==> flow/design.v <==
`timescale 1ns / 1ps
module Risc_16_bit(
 input clk,
 input rst,
 output [15:0] imem_addr,
 input  [15:0] imem_data,
 output        dmem_we,
 output [2:0]  dmem_addr,
 output [15:0] dmem_wdata
);
 wire jump,bne,beq,mem_read,mem_write,alu_src,reg_dst,mem_to_reg,reg_write;
 wire[1:0] alu_op;
 wire [3:0] opcode;
 Datapath_Unit DU
 (
  .clk(clk),
  .rst(rst),
  .imem_addr(imem_addr),
  .imem_data(imem_data),
  .trace_we(dmem_we),
  .trace_addr(dmem_addr),
  .trace_wdata(dmem_wdata),
  .jump(jump),
  .beq(beq),
  .mem_read(mem_read),
  .mem_write(mem_write),
  .alu_src(alu_src),
  .reg_dst(reg_dst),
  .mem_to_reg(mem_to_reg),
  .reg_write(reg_write),
  .bne(bne),
  .alu_op(alu_op),
  .opcode(opcode)
 );
 Control_Unit control
 (
  .opcode(opcode),
  .reg_dst(reg_dst),
  .mem_to_reg(mem_to_reg),
  .alu_op(alu_op),
  .jump(jump),
  .bne(bne),
  .beq(beq),
  .mem_read(mem_read),
  .mem_write(mem_write),
  .alu_src(alu_src),
  .reg_write(reg_write)
 );
endmodule
`timescale 1ns / 1ps
module Datapath_Unit(
 input clk,
 input rst,
 output [15:0] imem_addr,
 input  [15:0] imem_data,
 output trace_we,
 output [2:0] trace_addr,
 output [15:0] trace_wdata,
 input jump,beq,mem_read,mem_write,alu_src,reg_dst,mem_to_reg,reg_write,bne,
 input[1:0] alu_op,
 output[3:0] opcode
);
 reg  [15:0] pc_current;
 wire [15:0] pc_next,pc2;
 wire [15:0] instr;
 wire [2:0] reg_write_dest;
 wire [15:0] reg_write_data;
 wire [2:0] reg_read_addr_1;
 wire [15:0] reg_read_data_1;
 wire [2:0] reg_read_addr_2;
 wire [15:0] reg_read_data_2;
 wire [15:0] ext_im,read_data2;
 wire [2:0] ALU_Control;
 wire [15:0] ALU_out;
 wire zero_flag;
 wire [15:0] PC_j, PC_beq, PC_2beq,PC_2bne,PC_bne;
 wire beq_control;
 wire bne_control;
 wire [12:0] jump_shift;
 wire [15:0] mem_read_data;
 always @(posedge clk)
 begin 
   if (rst)
     pc_current <= 16'd0;
   else
     pc_current <= pc_next;
 end
 assign pc2 = pc_current + 16'd2;
 assign imem_addr = pc_current;
 assign instr = imem_data;
 assign jump_shift = {instr[11:0],1'b0};
 assign reg_write_dest = (reg_dst==1'b1) ? instr[5:3] :instr[8:6];
 assign reg_read_addr_1 = instr[11:9];
 assign reg_read_addr_2 = instr[8:6];
 GPRs reg_file
 (
  .clk(clk),
  .rst(rst),
  .reg_write_en(reg_write),
  .reg_write_dest(reg_write_dest),
  .reg_write_data(reg_write_data),
  .reg_read_addr_1(reg_read_addr_1),
  .reg_read_data_1(reg_read_data_1),
  .reg_read_addr_2(reg_read_addr_2),
  .reg_read_data_2(reg_read_data_2)
 );
 assign ext_im = {{10{instr[5]}},instr[5:0]};  
 alu_control ALU_Control_unit(.ALUOp(alu_op),.Opcode(instr[15:12]),.ALU_Cnt(ALU_Control));
 assign read_data2 = (alu_src==1'b1) ? ext_im : reg_read_data_2;
 ALU alu_unit(.a(reg_read_data_1),.b(read_data2),.alu_control(ALU_Control),.result(ALU_out),.zero(zero_flag));
 assign PC_beq = pc2 + {ext_im[14:0],1'b0};
 assign PC_bne = pc2 + {ext_im[14:0],1'b0};
 assign beq_control = beq & zero_flag;
 assign bne_control = bne & (~zero_flag);
 assign PC_2beq = (beq_control==1'b1) ? PC_beq : pc2;
 assign PC_2bne = (bne_control==1'b1) ? PC_bne : PC_2beq;
 assign PC_j = {pc2[15:13],jump_shift};
 assign pc_next = (jump == 1'b1) ? PC_j :  PC_2bne;
  Data_Memory dm
   (
    .clk(clk),
    .rst(rst),
    .trace_we(trace_we),
    .trace_addr(trace_addr),
    .trace_wdata(trace_wdata),
    .mem_access_addr(ALU_out),
    .mem_write_data(reg_read_data_2),
    .mem_write_en(mem_write),
    .mem_read(mem_read),
    .mem_read_data(mem_read_data)
   );
 assign reg_write_data = (mem_to_reg == 1'b1)?  mem_read_data: ALU_out;
 assign opcode = instr[15:12];
endmodule
`timescale 1ns / 1ps
module Control_Unit(
      input[3:0] opcode,
      output reg[1:0] alu_op,
      output reg jump,beq,bne,mem_read,mem_write,alu_src,reg_dst,mem_to_reg,reg_write    
    );
always @(*)
begin
 case(opcode) 
 4'b0000:  
   begin
    reg_dst = 1'b0;
    alu_src = 1'b1;
    mem_to_reg = 1'b1;
    reg_write = 1'b1;
    mem_read = 1'b1;
    mem_write = 1'b0;
    beq = 1'b0;
    bne = 1'b0;
    alu_op = 2'b00;
    jump = 1'b0;   
   end
 4'b0001: 
   begin
    reg_dst = 1'b0;
    alu_src = 1'b1;
    mem_to_reg = 1'b0;
    reg_write = 1'b0;
    mem_read = 1'b0;
    mem_write = 1'b1;
    beq = 1'b0;
    bne = 1'b0;
    alu_op = 2'b00;
    jump = 1'b0;   
   end
 4'b0010:  
   begin
    reg_dst = 1'b1;
    alu_src = 1'b0;
    mem_to_reg = 1'b0;
    reg_write = 1'b1;
    mem_read = 1'b0;
    mem_write = 1'b0;
    beq = 1'b0;
    bne = 1'b0;
    alu_op = 2'b10;
    jump = 1'b0;   
   end
 4'b0011:  
   begin
    reg_dst = 1'b1;
    alu_src = 1'b0;
    mem_to_reg = 1'b0;
    reg_write = 1'b1;
    mem_read = 1'b0;
    mem_write = 1'b0;
    beq = 1'b0;
    bne = 1'b0;
    alu_op = 2'b10;
    jump = 1'b0;   
   end
 4'b0100:  
   begin
    reg_dst = 1'b1;
    alu_src = 1'b0;
    mem_to_reg = 1'b0;
    reg_write = 1'b1;
    mem_read = 1'b0;
    mem_write = 1'b0;
    beq = 1'b0;
    bne = 1'b0;
    alu_op = 2'b10;
    jump = 1'b0;   
   end
 4'b0101:  
   begin
    reg_dst = 1'b1;
    alu_src = 1'b0;
    mem_to_reg = 1'b0;
    reg_write = 1'b1;
    mem_read = 1'b0;
    mem_write = 1'b0;
    beq = 1'b0;
    bne = 1'b0;
    alu_op = 2'b10;
    jump = 1'b0;   
   end
 4'b0110:  
   begin
    reg_dst = 1'b1;
    alu_src = 1'b0;
    mem_to_reg = 1'b0;
    reg_write = 1'b1;
    mem_read = 1'b0;
    mem_write = 1'b0;
    beq = 1'b0;
    bne = 1'b0;
    alu_op = 2'b10;
    jump = 1'b0;   
   end
 4'b0111:  
   begin
    reg_dst = 1'b1;
    alu_src = 1'b0;
    mem_to_reg = 1'b0;
    reg_write = 1'b1;
    mem_read = 1'b0;
    mem_write = 1'b0;
    beq = 1'b0;
    bne = 1'b0;
    alu_op = 2'b10;
    jump = 1'b0;   
   end
 4'b1000:  
   begin
    reg_dst = 1'b1;
    alu_src = 1'b0;
    mem_to_reg = 1'b0;
    reg_write = 1'b1;
    mem_read = 1'b0;
    mem_write = 1'b0;
    beq = 1'b0;
    bne = 1'b0;
    alu_op = 2'b10;
    jump = 1'b0;   
   end
 4'b1001:  
   begin
    reg_dst = 1'b1;
    alu_src = 1'b0;
    mem_to_reg = 1'b0;
    reg_write = 1'b1;
    mem_read = 1'b0;
    mem_write = 1'b0;
    beq = 1'b0;
    bne = 1'b0;
    alu_op = 2'b10;
    jump = 1'b0;   
   end
 4'b1011: 
   begin
    reg_dst = 1'b0;
    alu_src = 1'b0;
    mem_to_reg = 1'b0;
    reg_write = 1'b0;
    mem_read = 1'b0;
    mem_write = 1'b0;
    beq = 1'b1;
    bne = 1'b0;
    alu_op = 2'b01;
    jump = 1'b0;   
   end
 4'b1100:
   begin
    reg_dst = 1'b0;
    alu_src = 1'b0;
    mem_to_reg = 1'b0;
    reg_write = 1'b0;
    mem_read = 1'b0;
    mem_write = 1'b0;
    beq = 1'b0;
    bne = 1'b1;
    alu_op = 2'b01;
    jump = 1'b0;   
   end
 4'b1101: 
   begin
    reg_dst = 1'b0;
    alu_src = 1'b0;
    mem_to_reg = 1'b0;
    reg_write = 1'b0;
    mem_read = 1'b0;
    mem_write = 1'b0;
    beq = 1'b0;
    bne = 1'b0;
    alu_op = 2'b00;
    jump = 1'b1;   
   end   
 default: begin
    reg_dst = 1'b1;
    alu_src = 1'b0;
    mem_to_reg = 1'b0;
    reg_write = 1'b1;
    mem_read = 1'b0;
    mem_write = 1'b0;
    beq = 1'b0;
    bne = 1'b0;
    alu_op = 2'b00;
    jump = 1'b0; 
   end
 endcase
 end
endmodule
`timescale 1ns / 1ps
module alu_control(
    input [1:0] ALUOp,
    input [3:0] Opcode,
    output reg [2:0] ALU_Cnt
);
always @(*) begin
    case(ALUOp)
        2'b00: ALU_Cnt = 3'b000;  
        2'b01: ALU_Cnt = 3'b001;  
        2'b10: begin  
            case(Opcode)
                4'b0010: ALU_Cnt = 3'b000;  
                4'b0011: ALU_Cnt = 3'b001;  
                4'b0100: ALU_Cnt = 3'b010;  
                4'b0101: ALU_Cnt = 3'b011;  
                4'b0110: ALU_Cnt = 3'b100;  
                4'b0111: ALU_Cnt = 3'b101;  
                4'b1000: ALU_Cnt = 3'b110;  
                4'b1001: ALU_Cnt = 3'b111;  
                default: ALU_Cnt = 3'b000;
            endcase
        end
        default: ALU_Cnt = 3'b000;
    endcase
end
endmodule
module ALU(
 input  [15:0] a,  
 input  [15:0] b,  
 input  [2:0] alu_control, 
 output reg [15:0] result,  
 output zero
    );
always @(*)
begin 
 case(alu_control)
 3'b000: result = a + b; 
 3'b001: result = a - b; 
 3'b010: result = ~a;
 3'b011: result = a<<b;
 3'b100: result = a>>b;
 3'b101: result = a & b;
 3'b110: result = a | b; 
 3'b111: begin if (a<b) result = 16'd1;
    else result = 16'd0;
    end
 default:result = a + b; 
 endcase
end
assign zero = (result==16'd0) ? 1'b1: 1'b0;
endmodule
`timescale 1ns / 1ps
module GPRs(
 input    clk,
 input    rst,
 input    reg_write_en,
 input  [2:0] reg_write_dest,
 input  [15:0] reg_write_data,
 input  [2:0] reg_read_addr_1,
 output  [15:0] reg_read_data_1,
 input  [2:0] reg_read_addr_2,
 output  [15:0] reg_read_data_2
);
 reg [15:0] reg_array [7:0];
 integer i;
 always @ (posedge clk ) begin
   if (rst) begin
    for(i=0;i<8;i=i+1)
     reg_array[i] <= 16'd0;
   end
   else if(reg_write_en) begin
    reg_array[reg_write_dest] <= reg_write_data;
   end
 end
 assign reg_read_data_1 = reg_array[reg_read_addr_1];
 assign reg_read_data_2 = reg_array[reg_read_addr_2];
endmodule
`timescale 1ns / 1ps
module Data_Memory(
 input clk,
 input rst,
 output reg        trace_we,
 output reg [2:0]  trace_addr,
 output reg [15:0] trace_wdata,
 input [15:0]   mem_access_addr,
 input [15:0]   mem_write_data,
 input     mem_write_en,
 input mem_read,
 output [15:0]   mem_read_data
);
reg [16 - 1:0] memory [8 - 1:0];
wire [2:0] ram_addr=mem_access_addr[2:0];
integer i;
 always @(posedge clk) begin
  if (rst) begin
   for (i = 0; i < 8; i = i + 1)
    memory[i] <= 16'd0;
  end
  else if (mem_write_en)
   memory[ram_addr] <= mem_write_data;
 end
 always @(posedge clk) begin
  if (rst) begin
   trace_we    <= 1'b0;
   trace_addr  <= 3'd0;
   trace_wdata <= 16'd0;
  end
  else begin
   trace_we    <= mem_write_en;
   trace_addr  <= ram_addr;
   trace_wdata <= mem_write_data;
  end
 end
 assign mem_read_data = (mem_read==1'b1) ? memory[ram_addr]: 16'd0; 
endmodule
From RTL to reports: Risc_16_bit
The steps from the RTL of Risc_16_bit to its reports follow in flow order.
Line numbers count from 1 in the design file above.
Operators carry their Yosys type and port widths (W data, S select, Z words).
Library cell names are shortened.
Not given: -

inputs
  top module = Risc_16_bit
  clock = clk
  standard-cell library = sky130hd
  library corner = tt_025C_1v80

Elaborated design
Counts by Yosys on the flattened word-level netlist (proc, flatten, opt, wreduce; memories kept). Register bits leave out memories and registers merged into their read ports (data or address). Print and check cells are left out.
Memory sizes are those after Yosys's memory passes, which may raise the word count (mostly to a power of two), join words into wider ones and drop unused or constant bits.

word-level totals
  bits in registers = 36
  RAM bits = 256
  bits in read-only memories = 224
  memory cells = 4
  elaborated cells = 58

operators by class
  $add $sub $neg = 4
  $lt $le $gt $ge = 1
  equal/unequal tests = 9
  shift operators = 2
  multiplexer cells = 24
  bitwise gates (word level) = 6
  reduce/logical cells = 3

memory list
  memory                 depth  bits a word  line  source
  (no name shown)        16     11           143   case(opcode)
  DU.dm.memory           8      16           419   reg [16 - 1:0] memory [8 - 1:0];
  DU.reg_file.reg_array  8      16           392   reg [15:0] reg_array [7:0];
  (no name shown)        16     3            339   case(Opcode)

operator list
  cell                     number
  $mux W16                 10
  $pmux W16 S8             1
  $add A16 B16 Y16         2
  $sub A16 B16 Y16         1
  $lt A16 B16 Y1           1
  $and A16 B16 Y16         1
  $or A16 B16 Y16          1
  $shl A16 B16 Y16         1
  $shr A16 B16 Y16         1
  $add A16 B2 Y16 const B  1
  $not A16 Y16             1
  $logic_not A16 Y1        1
  $mux W3                  5
  $eq A3 B3 Y1 const B     4
  $mux W1                  7
  $eq A3 B2 Y1 const B     2
  $pmux W3 S2              1
  $eq A3 B1 Y1 const B     1
  $logic_not A3 Y1         1
  $and A1 B1 Y1            2
  $eq A2 B1 Y1 const B     1
  $eq A2 B2 Y1 const B     1
  $reduce_or A2 Y1         1
  $not A1 Y1               1

Longest topological paths
Longest topological path by Yosys (ltp), each cell counted once; first at word level (registers and memories cut), then after technology mapping (sequential cells cut; the memories' decode and read muxes count).

logic depth
  word-level depth = 10
  ABC_AREA = 0
  gate-level depth with buffers = 25
  mapped depth without buffers = 20

Netlist
Source: synth_stat.txt of the flow (Yosys; design flattened, memories mapped). It holds for the ABC_AREA given above (unset counts as 0); a run with the other value may have another netlist.
Totals and module areas in this step are rounded.

mapped netlist
  standard cells after synthesis = 1856
  cell area after synthesis = 19500 um^2
  sequential area = 8390 um^2
  mapped flip-flops = 291
  buffer cells = 111

cells by type
  type      number  area in all (um^2)
  edfxtp_1  256     7.69E+03
  mux2i_1   206     2.06E+03
  nor2_1    285     1.07E+03
  ha_1      65      813.28
  mux4_2    35      788.256
  dfxtp_1   35      700.672
  nor2b_1   76      475.456
  nand2_1   119     446.678
  mux2_2    29      326.563
  xnor2_1   31      271.51
  a21oi_1   48      240.23
  clkbuf_1  50      187.68
  inv_1     49      183.926
  nor3_1    33      165.158
  nand3_1   32      160.154
  and2_1    25      156.4
  o21ai_0   31      155.149
  nand2b_1  24      150.144

Not listed: further types 82, cells in them 427.
The figures by module come from a second, unflattened synthesis with its own total; it is not the netlist above.

second synthesis, totals
  cells (unflattened synthesis) = 1805
  area (unflattened synthesis) = 20000 um^2

Rows give one instance, submodules left out.

modules
  module         instances  cells  area (um^2)  sequential area (um^2)
  GPRs           1          430    6910         3840
  Data_Memory    1          506    6630         4240
  ALU            1          561    4070         0.0
  Datapath_Unit  1          273    2100         300
  Control_Unit   1          20     149          0.0
  alu_control    1          15     110          0.0
  Risc_16_bit    1          0      0.0          0.0

Timing after synthesis
OpenSTA on the mapped netlist: ideal clock, no wires. The path of least setup slack (recovery checks aside). Input and output delay are each 20% of the period. Register names are those of the netlist, which keeps one name where synthesis merged equal registers.

timing post-synthesis
  path kind = input-to-reg
  start point = input port imem_data[6]
  end point = register DU.pc_current[4]
  period = 6.4 ns
  setup time = 0.088 ns
  launch time at the first pin = 1.280 ns
  data arrival time = 6.676 ns
  required time = 6.312 ns
  path slack = -0.365 ns
  delay of the path = 5.484 ns
  stages on the path = 23
  synthesis period reached = 6.765 ns

"delay of the path" = arrival - input delay + setup time.
"stages on the path": output pins that drive a net of the path, with the launching flip-flop's if there is one; two outputs of one cell count as two.
"synthesis period reached" is the clock period less the worst setup slack; recovery checks do not enter. This is arithmetic on one report: input and output delays are still those of the set period (20% each).
The rows between start and end are the longest chain of elaborated cells between them; the timing report does not say that the signal goes this way. Where chains are equally long, one stands for them.
Each line given opens the expression or statement behind the cell; cells for indexed reads and writes are added by Yosys, which also makes memories of some case tables.
The chain passes a memory read, where the word-level depth is cut; so it can be longer than that depth.

between the ends, post-synthesis
  cells stage by stage = buf_6 -> buf_6 -> buf_4 -> buf_1 -> mux4_2 -> mux2i_1 -> a21o_1 -> ha_1 -> clkbuf_1 -> nor3_1 -> a221oi_1 -> and3_1 -> o41ai_1 -> a211oi_1 -> o21bai_1 -> xnor2_1 -> a221o_1 -> a21oi_1 -> and4_4 -> mux2i_4 -> buf_6 -> nand2_1 -> a311oi_2
  length of the longest elaborated chain = 11
  elaborated cells on any way between the ends = 19

ends and longest elaborated chain, post-synthesis
  item               line  source
  from (decl)        6     input  [15:0] imem_data,
  $mem_v2 Z8 W16     392   reg [15:0] reg_array [7:0];
  $mux W16           109   assign read_data2 = (alu_src==1'b1) ? ext_im : reg_read_data_2;
  $lt A16 B16 Y1     372   3'b111: begin if (a<b) result = 16'd1;
  $mux W1            372
  $pmux W16 S8       364   case(alu_control)
  $logic_not A16 Y1  378   assign zero = (result==16'd0) ? 1'b1: 1'b0;
  $mux W1            378
  $and A1 B1 Y1      113   assign beq_control = beq & zero_flag;
  $mux W16           115   assign PC_2beq = (beq_control==1'b1) ? PC_beq : pc2;
  $mux W16           116   assign PC_2bne = (bne_control==1'b1) ? PC_bne : PC_2beq;
  $mux W16           118   assign pc_next = (jump == 1'b1) ? PC_j :  PC_2bne;
  to (assign)        84    pc_current <= 16'd0;
  to (assign)        86    pc_current <= pc_next;
  to (decl)          63    reg  [15:0] pc_current;

Timing after layout
From the final timing report of flow run B: the path of least setup slack in the routed layout; clock arrival at registers is part of the times.

timing post-layout
  path kind = input-to-reg
  start point = input port imem_data[7]
  end point = register DU.pc_current[5]
  period = 6.33 ns
  setup time = 0.09 ns
  launch time at the first pin = 1.27 ns
  data arrival time = 6.60 ns
  required time = 6.78 ns
  path slack = 0.18 ns
  stages on the path = 21

The rows between start and end are the longest chain of elaborated cells between them; the timing report does not say that the signal goes this way. Where chains are equally long, one stands for them.
The chain passes a memory read, where the word-level depth is cut; so it can be longer than that depth.

between the ends, post-layout
  cells stage by stage = clkdlybuf4s50_1 -> buf_4 -> nand2_1 -> buf_4 -> o22ai_1 -> o31a_1 -> ha_1 -> nor2b_1 -> o21ai_0 -> and3_1 -> o21ai_0 -> a221oi_2 -> o41ai_1 -> o31ai_1 -> o311ai_1 -> nor4_1 -> and4_4 -> mux2i_4 -> buf_12 -> nand2_1 -> a311oi_2
  length of the longest elaborated chain = 11
  elaborated cells on any way between the ends = 19

ends and longest elaborated chain, post-layout
  item               line  source
  from (decl)        6     input  [15:0] imem_data,
  $mem_v2 Z8 W16     392   reg [15:0] reg_array [7:0];
  $mux W16           109   assign read_data2 = (alu_src==1'b1) ? ext_im : reg_read_data_2;
  $lt A16 B16 Y1     372   3'b111: begin if (a<b) result = 16'd1;
  $mux W1            372
  $pmux W16 S8       364   case(alu_control)
  $logic_not A16 Y1  378   assign zero = (result==16'd0) ? 1'b1: 1'b0;
  $mux W1            378
  $and A1 B1 Y1      113   assign beq_control = beq & zero_flag;
  $mux W16           115   assign PC_2beq = (beq_control==1'b1) ? PC_beq : pc2;
  $mux W16           116   assign PC_2bne = (bne_control==1'b1) ? PC_bne : PC_2beq;
  $mux W16           118   assign pc_next = (jump == 1'b1) ? PC_j :  PC_2bne;
  to (assign)        84    pc_current <= 16'd0;
  to (assign)        86    pc_current <= pc_next;
  to (decl)          63    reg  [15:0] pc_current;

Subject: flow runs of Risc_16_bit

Hi,

Stored flow runs of Risc_16_bit (3 of them; Yosys, OpenROAD, sky130hd). They differ in their settings and are not a sequence. Constraints: input delay and output delay 20% of the set period each, output load 0.01 pF.
Values from the reports are rounded here.
Settings: . = not set for that run.
Results: . = not shown.

setting or result                    flow run A  flow run B  flow run C
CELL_PAD_IN_SITES_GLOBAL_PLACEMENT   3           .           .
CORE_ASPECT_RATIO                    1.09        .           .
CORE_MARGIN                          9           2           2
CORE_UTILIZATION                     68          40          52
CTS_CLUSTER_DIAMETER                 321         .           .
CTS_CLUSTER_SIZE                     15          .           .
HOLD_SLACK_MARGIN                    0.02        .           .
MIN_ROUTING_LAYER                    met2        .           .
PLACE_DENSITY_LB_ADDON               0.18        .           .
SETUP_SLACK_MARGIN                   0.52        .           .
period_ns                            8.27        6.33        6.4
CAP_MARGIN                           20          20          20
SLEW_MARGIN                          20          20          20
GPL_ROUTABILITY_DRIVEN               .           .           0
die size (um^2)                      .           50600       39100
lowest hold slack (ns)               .           0.658       0.637
worst setup slack after layout (ns)  .           0.182       0.261
sum of negative setup slack (ns)     .           0.000       0.000
synthesized cell area (um^2)         .           19500       19500
final design utilization (%)         .           49.9        64.1

Flow run A: did not finish, placement stopped with FLW-0024

Regards
